==> flow/design.v <==
module CORDIC_Stage (
	input clk,
	input rst,
	input sign_in,
	input USE_SIN_in,
	input [7:0] ite,
	input [32:0] arctan_in_1,
	input [32:0] arctan_in_2,
	input [32:0] target_in,
	input [32:0] curr_angle_in,
	input [32:0] x_in,
	input [32:0] y_in,
	output sign_out,
	output USE_SIN_out,
	output [32:0] curr_angle_out,
	output [32:0] x_out,
	output [32:0] y_out,
	output [32:0] target_out
	);
	reg sign;
	reg [32:0] x[0:1];
	reg [32:0] y[0:1];
	reg [32:0] y_tmp[0:3];
	reg [32:0] x_tmp[0:3];
	reg [3:0] count[0:1];
	reg [32:0] current_angle[0:1];
	reg [32:0] atan[0:1];
	reg [32:0] target_q;
	reg USE_SIN_q;
	reg sign_q;
	reg [32:0] x_q;
	reg [32:0] y_q;
	reg [32:0] current_angle_q;
	always @(posedge clk) begin
			sign = sign_in;
			target_q <= target_in;
			USE_SIN_q <= USE_SIN_in;
			count[0] = ite[7:4];
			y_tmp[0] = sign ? y_in : ~y_in+1;
			y_tmp[1] = {y_tmp[0][32], y_tmp[0][31:0]>>count[0]};
			x_tmp[0] = sign ? x_in : ~x_in+1;
			x_tmp[1] = {x_tmp[0][32], x_tmp[0][31:0]>>count[0]};
			x[0] = x_in + y_tmp[1];
			y[0] = x_tmp[1] + y_in;
			atan[0] = sign ? arctan_in_1 : ~arctan_in_1+1;
			current_angle[0] = curr_angle_in + atan[0];
			if (current_angle[0] > target_in) begin
				sign = 1'b0;
			end
			else begin
				sign = 1'b1;
			end
			count[1] = ite[3:0];
			y_tmp[2] = sign ? y[0] : ~y[0]+1;
			y_tmp[3] = {y_tmp[2][32], y_tmp[2][31:0]>>count[1]};
			x_tmp[2] = sign ? x[0] : ~x[0]+1;
			x_tmp[3] = {x_tmp[2][32], x_tmp[2][31:0]>>count[1]};
			x[1] = x[0] + y_tmp[3];
			y[1] = x_tmp[3] + y[0];
			atan[1] = sign ? arctan_in_2 : ~arctan_in_2+1;
			current_angle[1] = current_angle[0] + atan[1];
			if (current_angle[1] > target_in) begin
				sign = 1'b0;
			end
			else begin
				sign = 1'b1;
			end
			sign_q <= sign;
			x_q <= x[1];
			y_q <= y[1];
			current_angle_q <= current_angle[1];
	end
	assign sign_out = sign_q;
	assign curr_angle_out = current_angle_q;
	assign x_out = x_q;
	assign y_out = y_q;
	assign USE_SIN_out = USE_SIN_q;
	assign target_out = target_q;
endmodule
module CORDIC_Top (
    input clk,
    input [31:0] target,
	 output [31:0] cos_x
);
	wire sign_intermediate[0:6];
	wire USE_SIN_intermediate[0:6];
	wire [32:0] angle_intermediate[0:6];
	wire [32:0] x_intermediate[0:6];
	wire [32:0] y_intermediate[0:6];
	wire [32:0] target_intermediate[0:6];
	wire [32:0] arctan[0:13];
	wire [7:0] ite[0:6];
	wire [32:0] x_init = 33'b01;
	wire [32:0] y_init = 33'b001;
	assign arctan[0]  = 33'b000011111010110110111011000000000;
	assign arctan[1]  = 33'b000001111111010101101110101010000;
	assign arctan[2]  = 33'b000000111111111010101011011110000;
	assign arctan[3]  = 33'b000000011111111111010101010111000;
	assign arctan[4]  = 33'b000000001111111111111010101010110;
	assign arctan[5]  = 33'b000000000111111111111111010101011;
	assign arctan[6]  = 33'b000000000011111111111111111010110;
	assign arctan[7]  = 33'b000000000001111111111111111111011;
	assign arctan[8]  = 33'b000000000000111111111111111111111;
	assign arctan[9]  = 33'b000000000000100000000000000000000;
	assign arctan[10] = 33'b000000000000010000000000000000000;
	assign arctan[11] = 33'b000000000000001000000000000000000;
	assign arctan[12] = 33'b000000000000000100000000000000000;
	assign arctan[13] = 33'b000000000000000010000000000000000;
	assign ite[0]  = 8'b00100011;
	assign ite[1]  = 8'b01000101;
	assign ite[2]  = 8'b01100111;
	assign ite[3]  = 8'b10001001;
	assign ite[4]  = 8'b10101011;
	assign ite[5]  = 8'b11001101;
	assign ite[6]  = 8'b11101111;
	reg init_sign;
	reg USE_SIN;
	wire [32:0] init_angle = 33'b000111011010110001100111000000000;
	reg [32:0] ext_target;
	reg [32:0] fin_target;
	always @* begin
		ext_target = { 1'b0 , target};
		USE_SIN = 0;
		if (ext_target > init_angle) begin
			if (ext_target > 33'b00111) begin
				fin_target = 33'b011001001000011111101101010100010 + (~ext_target + 1);
				init_sign = 1;
				USE_SIN = 1;
			end else begin
				init_sign = 1;
				fin_target = ext_target;
			end
		end
		else begin
			init_sign = 0;
			fin_target = ext_target;
		end
	end
	CORDIC_Stage stage1(
		 .clk(clk),
		 .sign_in(init_sign),
		 .USE_SIN_in(USE_SIN),
		 .ite(ite[0]),
		 .target_in(fin_target),
		 .arctan_in_1(arctan[0]),
		 .arctan_in_2(arctan[1]),
		 .curr_angle_in(init_angle),
		 .x_in(x_init),
		 .y_in(y_init),
		 .sign_out(sign_intermediate[0]),
		 .curr_angle_out(angle_intermediate[0]),
		 .x_out(x_intermediate[0]),
		 .y_out(y_intermediate[0]),
		 .target_out(target_intermediate[0]),
		 .USE_SIN_out(USE_SIN_intermediate[0])
	);
	CORDIC_Stage stage2(
		 .clk(clk),
		 .sign_in(sign_intermediate[0]),
		 .USE_SIN_in(USE_SIN_intermediate[0]),
		 .ite(ite[1]),
		 .target_in(target_intermediate[0]),
		 .arctan_in_1(arctan[2]),
		 .arctan_in_2(arctan[3]),
		 .curr_angle_in(angle_intermediate[0]),
		 .x_in(x_intermediate[0]),
		 .y_in(y_intermediate[0]),
		 .sign_out(sign_intermediate[1]),
		 .curr_angle_out(angle_intermediate[1]),
		 .x_out(x_intermediate[1]),
		 .y_out(y_intermediate[1]),
		 .target_out(target_intermediate[1]),
		 .USE_SIN_out(USE_SIN_intermediate[1])
	);
	CORDIC_Stage stage3(
		 .clk(clk),
		 .sign_in(sign_intermediate[1]),
		 .USE_SIN_in(USE_SIN_intermediate[1]),
		 .ite(ite[2]),
		 .target_in(target_intermediate[1]),
		 .arctan_in_1(arctan[4]),
		 .arctan_in_2(arctan[5]),
		 .curr_angle_in(angle_intermediate[1]),
		 .x_in(x_intermediate[1]),
		 .y_in(y_intermediate[1]),
		 .sign_out(sign_intermediate[2]),
		 .curr_angle_out(angle_intermediate[2]),
		 .x_out(x_intermediate[2]),
		 .y_out(y_intermediate[2]),
		 .target_out(target_intermediate[2]),
		 .USE_SIN_out(USE_SIN_intermediate[2])
	);
	CORDIC_Stage stage4(
		 .clk(clk),
		 .sign_in(sign_intermediate[2]),
		 .USE_SIN_in(USE_SIN_intermediate[2]),
		 .ite(ite[3]),
		 .target_in(target_intermediate[2]),
		 .arctan_in_1(arctan[6]),
		 .arctan_in_2(arctan[7]),
		 .curr_angle_in(angle_intermediate[2]),
		 .x_in(x_intermediate[2]),
		 .y_in(y_intermediate[2]),
		 .sign_out(sign_intermediate[3]),
		 .curr_angle_out(angle_intermediate[3]),
		 .x_out(x_intermediate[3]),
		 .y_out(y_intermediate[3]),
		 .target_out(target_intermediate[3]),
		 .USE_SIN_out(USE_SIN_intermediate[3])
	);
	CORDIC_Stage stage5(
		 .clk(clk),
		 .sign_in(sign_intermediate[3]),
		 .USE_SIN_in(USE_SIN_intermediate[3]),
		 .ite(ite[4]),
		 .target_in(target_intermediate[3]),
		 .arctan_in_1(arctan[8]),
		 .arctan_in_2(arctan[9]),
		 .curr_angle_in(angle_intermediate[3]),
		 .x_in(x_intermediate[3]),
		 .y_in(y_intermediate[3]),
		 .sign_out(sign_intermediate[4]),
		 .curr_angle_out(angle_intermediate[4]),
		 .x_out(x_intermediate[4]),
		 .y_out(y_intermediate[4]),
		 .target_out(target_intermediate[4]),
		 .USE_SIN_out(USE_SIN_intermediate[4])
	);
	CORDIC_Stage stage6(
		 .clk(clk),
		 .sign_in(sign_intermediate[4]),
		 .USE_SIN_in(USE_SIN_intermediate[4]),
		 .ite(ite[5]),
		 .target_in(target_intermediate[4]),
		 .arctan_in_1(arctan[10]),
		 .arctan_in_2(arctan[11]),
		 .curr_angle_in(angle_intermediate[4]),
		 .x_in(x_intermediate[4]),
		 .y_in(y_intermediate[4]),
		 .sign_out(sign_intermediate[5]),
		 .curr_angle_out(angle_intermediate[5]),
		 .x_out(x_intermediate[5]),
		 .y_out(y_intermediate[5]),
		 .target_out(target_intermediate[5]),
		 .USE_SIN_out(USE_SIN_intermediate[5])
	);
	CORDIC_Stage stage7(
		 .clk(clk),
		 .sign_in(sign_intermediate[5]),
		 .USE_SIN_in(USE_SIN_intermediate[5]),
		 .ite(ite[6]),
		 .target_in(target_intermediate[5]),
		 .arctan_in_1(arctan[12]),
		 .arctan_in_2(arctan[13]),
		 .curr_angle_in(angle_intermediate[5]),
		 .x_in(x_intermediate[5]),
		 .y_in(y_intermediate[5]),
		 .sign_out(sign_intermediate[6]),
		 .curr_angle_out(angle_intermediate[6]),
		 .x_out(x_intermediate[6]),
		 .y_out(y_intermediate[6]),
		 .target_out(target_intermediate[6]),
		 .USE_SIN_out(USE_SIN_intermediate[6])
	);
	wire [31:0] K = 32'b01101101111011001010110110001011;
	wire [31:0] done;
	assign done = USE_SIN_intermediate[6] ? y_intermediate[6][31:0] : x_intermediate[6][31:0];
	assign cos_x = done*K;
endmodule
**Tool chain data of CORDIC_Top**

What the tools print for CORDIC_Top, step after step.
Lines are those of the file above, counted from 1.
Operators carry their Yosys type and port widths (W data, S select, Z words).
Library cell names are shortened.
The mark -- stands for no value.

- Design top: CORDIC_Top
- Clock port: clk
- Cell library: sky130hd
- Library corner: tt_025C_1v80

**Word-level counts**

Yosys after proc, flatten, opt, wreduce and memory -nomap, before mapping. Enables and synchronous resets that opt folds into registers are not counted as muxes. Print and check cells are not counted. Equal cells are merged and count once.

- $add $sub $neg: 42
- Multipliers: 1
- Order comparisons: 15
- Mux-type cells: 36
- Bitwise operators: 14

Operator list:

| cell | number |
|---|---|
| $mul A32 B31 Y32 const B | 1 |
| $mux W33 | 15 |
| $mux W32 | 14 |
| $gt A33 B33 Y1 | 13 |
| $add A32 B1 Y32 const B | 13 |
| $not A32 Y32 | 13 |
| $add A33 B33 Y33 | 12 |
| $add A30 B33 Y33 const A | 1 |
| $add A32 B33 Y33 const A | 1 |
| $not A32 Y33 | 1 |
| $add A33 B1 Y33 const B | 1 |
| $add A17 B32 Y32 | 1 |
| $add A22 B32 Y32 | 1 |
| $add A32 B18 Y32 | 1 |
| $add A32 B19 Y32 | 1 |
| $add A32 B20 Y32 | 1 |
| $add A32 B21 Y32 | 1 |
| $add A32 B23 Y32 | 1 |
| $add A32 B24 Y32 | 1 |
| $add A32 B25 Y32 | 1 |
| $add A32 B26 Y32 | 1 |
| $add A32 B27 Y32 | 1 |
| $add A32 B28 Y32 | 1 |
| $add A32 B29 Y32 | 1 |
| $gt A32 B3 Y1 const B | 1 |
| $gt A32 B30 Y1 const B | 1 |
| $add A1 B30 Y31 const A | 1 |
| $mux W1 | 7 |

- Flip-flop bits (word level): 626
- Input port bits: 33
- Output and inout port bits: 32
- Word-level cells: 133

**Logic depth**

Depth = most cells in a row (Yosys ltp): at word level without a register or memory, in the mapped netlist without a sequential cell, where the memories' decode and read muxes count.

- Depth in word-level cells: 10
- ABC_AREA: 0
- Gate-level depth with buffers: 56

**Synthesis result**

Yosys stat after the flow's synthesis: flattened, memories mapped to cells. It holds for the ABC_AREA given above (unset counts as 0); a run with the other value may have another netlist.

- Standard cells after synthesis: 7232
- Mapped area: 60788.3 µm²
- Sequential part of the area: 11451.0 µm²
- Mapped flip-flops: 572
- Buffer cells: 92

Cells by type:

| cell type | number | area in all (µm²) |
|---|---|---|
| ha_1 | 1046 | 1.31E+04 |
| dfxtp_1 | 572 | 1.15E+04 |
| xnor2_1 | 589 | 5.16E+03 |
| fa_1 | 214 | 4.28E+03 |
| inv_1 | 808 | 3.03E+03 |
| a21oi_1 | 516 | 2.58E+03 |
| xor2_1 | 271 | 2.37E+03 |
| nor2_1 | 513 | 1.93E+03 |
| a21o_1 | 224 | 1.68E+03 |
| o21ai_0 | 331 | 1.66E+03 |
| nand2_1 | 333 | 1.25E+03 |
| o21a_1 | 139 | 1.04E+03 |
| nor3_1 | 180 | 900.864 |
| nand2b_1 | 129 | 807.024 |
| nor2b_1 | 121 | 756.976 |
| nand4_1 | 110 | 688.16 |
| nand3_1 | 131 | 655.629 |
| o21bai_1 | 74 | 555.533 |

Other cell types: 83; their cells: 931.
The figures by module come from a second, unflattened synthesis with its own total; it is not the netlist above.

- Cells (unflattened synthesis): 25231
- Area total of the unflattened synthesis: 187448.5 µm²

Rows give one instance, submodules left out.

By module:

| module | instances | cells | area (µm²) | sequential area (µm²) |
|---|---|---|---|---|
| CORDIC_Stage | 7 | 3459 | 25390.6 | 2682.6 |
| CORDIC_Top | 1 | 1018 | 9714.3 | 0.0 |

**Worst setup path after synthesis**

OpenSTA on the mapped netlist: ideal clock, no wires. The path of least setup slack (recovery checks aside). Input and output delay are each 20% of the period. Register names are those of the netlist, which keeps one name where synthesis merged equal registers.

- Path kind: register to register
- Start: register stage1.sign_q
- End: register stage2.sign_q
- Clock period: 10.0 ns
- Library setup time: 0.074 ns
- Launch time at the first pin: 0.000 ns
- Arrival time: 10.038 ns
- Data required time: 9.926 ns
- Setup slack: -0.112 ns
- Delay of the path: 10.112 ns
- Stages on the path: 55
- Path buffers: 4
- Synthesis period reached: 10.112 ns

"delay of the path" is the arrival time less input delay plus setup time.
"stages on the path": output pins that drive a net of the path, with the launching flip-flop's if there is one; two outputs of one cell count as two.
"synthesis period reached" is the clock period less the worst setup slack; recovery checks do not enter. This is arithmetic on one report: input and output delays are still those of the set period (20% each).
The rows between start and end are the longest chain of elaborated cells between them; the timing report does not say that the signal goes this way. Where chains are equally long, one stands for them.
Each line given opens the expression or statement behind the cell; cells for indexed reads and writes are added by Yosys, which also makes memories of some case tables.

- Cell sequence: dfxtp_1 clkbuf_1 clkbuf_1 clkinv_1 clkbuf_1 ha_1 fa_1 o21bai_1 a21oi_1 nor2b_1 o21ai_0 a21oi_1 o21a_1 o21ai_0 nand2b_1 a21oi_1 o21bai_1 a31oi_1 [... 19 more ...] a21oi_1 o21ai_0 o41ai_1 o2111ai_1 a31oi_1 nor2b_1 xnor2_1 ha_1 nor2b_1 o21ai_0 nand2b_1 a21oi_1 nor2b_1 o21ai_0 nand2b_1 a21oi_1 o31ai_1 o21ai_0
- Length of the longest elaborated chain: 7

RTL lines, path post-synthesis:

| element | line | source |
|---|---|---|
| start, declared | 30 | `reg sign_q;` |
| start, assigned | 68 | `sign_q <= sign;` |
| $mux W33 | 45 | `atan[0] = sign ? arctan_in_1 : ~arctan_in_1+1;` |
| $add A33 B33 Y33 | 46 | `current_angle[0] = curr_angle_in + atan[0];` |
| $gt A33 B33 Y1 | 47 |  |
| $mux W33 | 60 | `atan[1] = sign ? arctan_in_2 : ~arctan_in_2+1;` |
| $add A33 B33 Y33 | 61 | `current_angle[1] = current_angle[0] + atan[1];` |
| $gt A33 B33 Y1 | 62 |  |
| $mux W1 | 62 |  |
| end, assigned | 68 |  |
| end, declared | 30 |  |

**Worst path after layout**

From the final timing report of job 1: the path of least setup slack in the routed layout; clock arrival at registers is part of the times.

- Path kind: register to output
- Start: register stage7.y_q[4]
- End: output port cos_x[29]
- Clock period: 8.96 ns
- Launch time at the first pin: 0.64 ns
- Arrival time: 7.76 ns
- Data required time: 7.17 ns
- Setup slack: -0.59 ns
- Stages on the path: 28
- Path buffers: 4

The rows between start and end are the longest chain of elaborated cells between them; the timing report does not say that the signal goes this way. Where chains are equally long, one stands for them.

- Cell sequence: dfxtp_2 ha_1 buf_4 fa_1 ha_1 inv_1 fa_1 inv_1 ha_1 ha_1 inv_1 fa_1 inv_1 fa_1 ha_1 or2_2 a21o_1 a31o_2 o41a_1 a41o_1 nor4_1 buf_4 nor4_2 o21a_1 nor2_2 xnor2_2 buf_12 clkdlybuf4s50_1
- Length of the longest elaborated chain: 1

RTL lines, path after layout:

| element | line | source |
|---|---|---|
| start, declared | 32 | `reg [32:0] y_q;` |
| start, assigned | 70 | `y_q <= y[1];` |
| $mul A32 B31 Y32 | 268 | `assign cos_x = done*K;` |
| end, declared | 83 | `output [31:0] cos_x` |

--- measured runs ---
CORDIC_Top through Yosys and OpenROAD on sky130hd: 5 stored runs, unordered, with their settings and measured results. The constraints put input and output delay at 20% of the set period each and load the outputs with 0.01 pF.
"period reached" means the clock period less the worst setup slack. The figure is calculated, with input and output delays left at 20% of the set period.
Among the settings, - means not set for that run.

| name | job 1 | job 2 | job 3 | job 4 | job 5 |
|---|---|---|---|---|---|
| CELL_PAD_IN_SITES_GLOBAL_PLACEMENT | 3 | 1 | 3 | 1 | 1 |
| CORE_UTILIZATION | 42 | 27 | 27 | 27 | 27 |
| GPL_ROUTABILITY_DRIVEN | 0 | - | 0 | 0 | 0 |
| GPL_TIMING_DRIVEN | 1 | - | - | - | - |
| MIN_ROUTING_LAYER | met1 | - | - | - | - |
| PLACE_DENSITY_LB_ADDON | 0.12 | - | - | - | - |
| SETUP_SLACK_MARGIN | -0.87 | - | - | - | - |
| SLEW_MARGIN | 15 | 40 | 40 | 40 | 40 |
| period_ns | 8.96 | 17.3 | 17.3 | 17.3 | 17.3 |
| CAP_MARGIN | 20 | 0 | 10 | 10 | 0 |
| CORE_MARGIN | 2 | 2 | 10 | 10 | 10 |
| CELL_PAD_IN_SITES_DETAIL_PLACEMENT | - | 1 | 1 | 1 | 1 |
| HOLD_SLACK_MARGIN | - | -0.1 | - | 0.12 | -0.1 |
| MAX_ROUTING_LAYER | - | met4 | met4 | met4 | met4 |
| TNS_END_PERCENT | - | 35 | 15 | 15 | 15 |
| ABC_AREA | - | - | 1 | 1 | 1 |
| CORE_ASPECT_RATIO | - | - | 0.68 | 0.68 | 0.68 |
| setup total negative slack (ns) | -2.427 | 0.000 | 0.000 | 0.000 | 0.000 |
| standard-cell area of the final layout (µm²) | 70182.3 | 67636.1 | 67892.6 | 67454.7 | 67454.7 |
| post-route utilization (%) | 48.9 | 30.2 | 30.4 | 30.2 | 30.2 |
| worst hold slack in the final report (ns) | 0.337 | 0.321 | 0.333 | 0.348 | 0.348 |
| cell area after synthesis (µm²) | 60788.3 | 60788.3 | 60814.6 | 60814.6 | 60814.6 |
| smallest setup slack (ns) | -0.593 | 5.596 | 5.191 | 5.439 | 5.439 |
| die area (µm²) | 147794.0 | 228953.0 | 244977.0 | 244977.0 | 244977.0 |
| period reached (ns) | 9.553 | 11.704 | 12.109 | 11.861 | 11.861 |
--- end ---
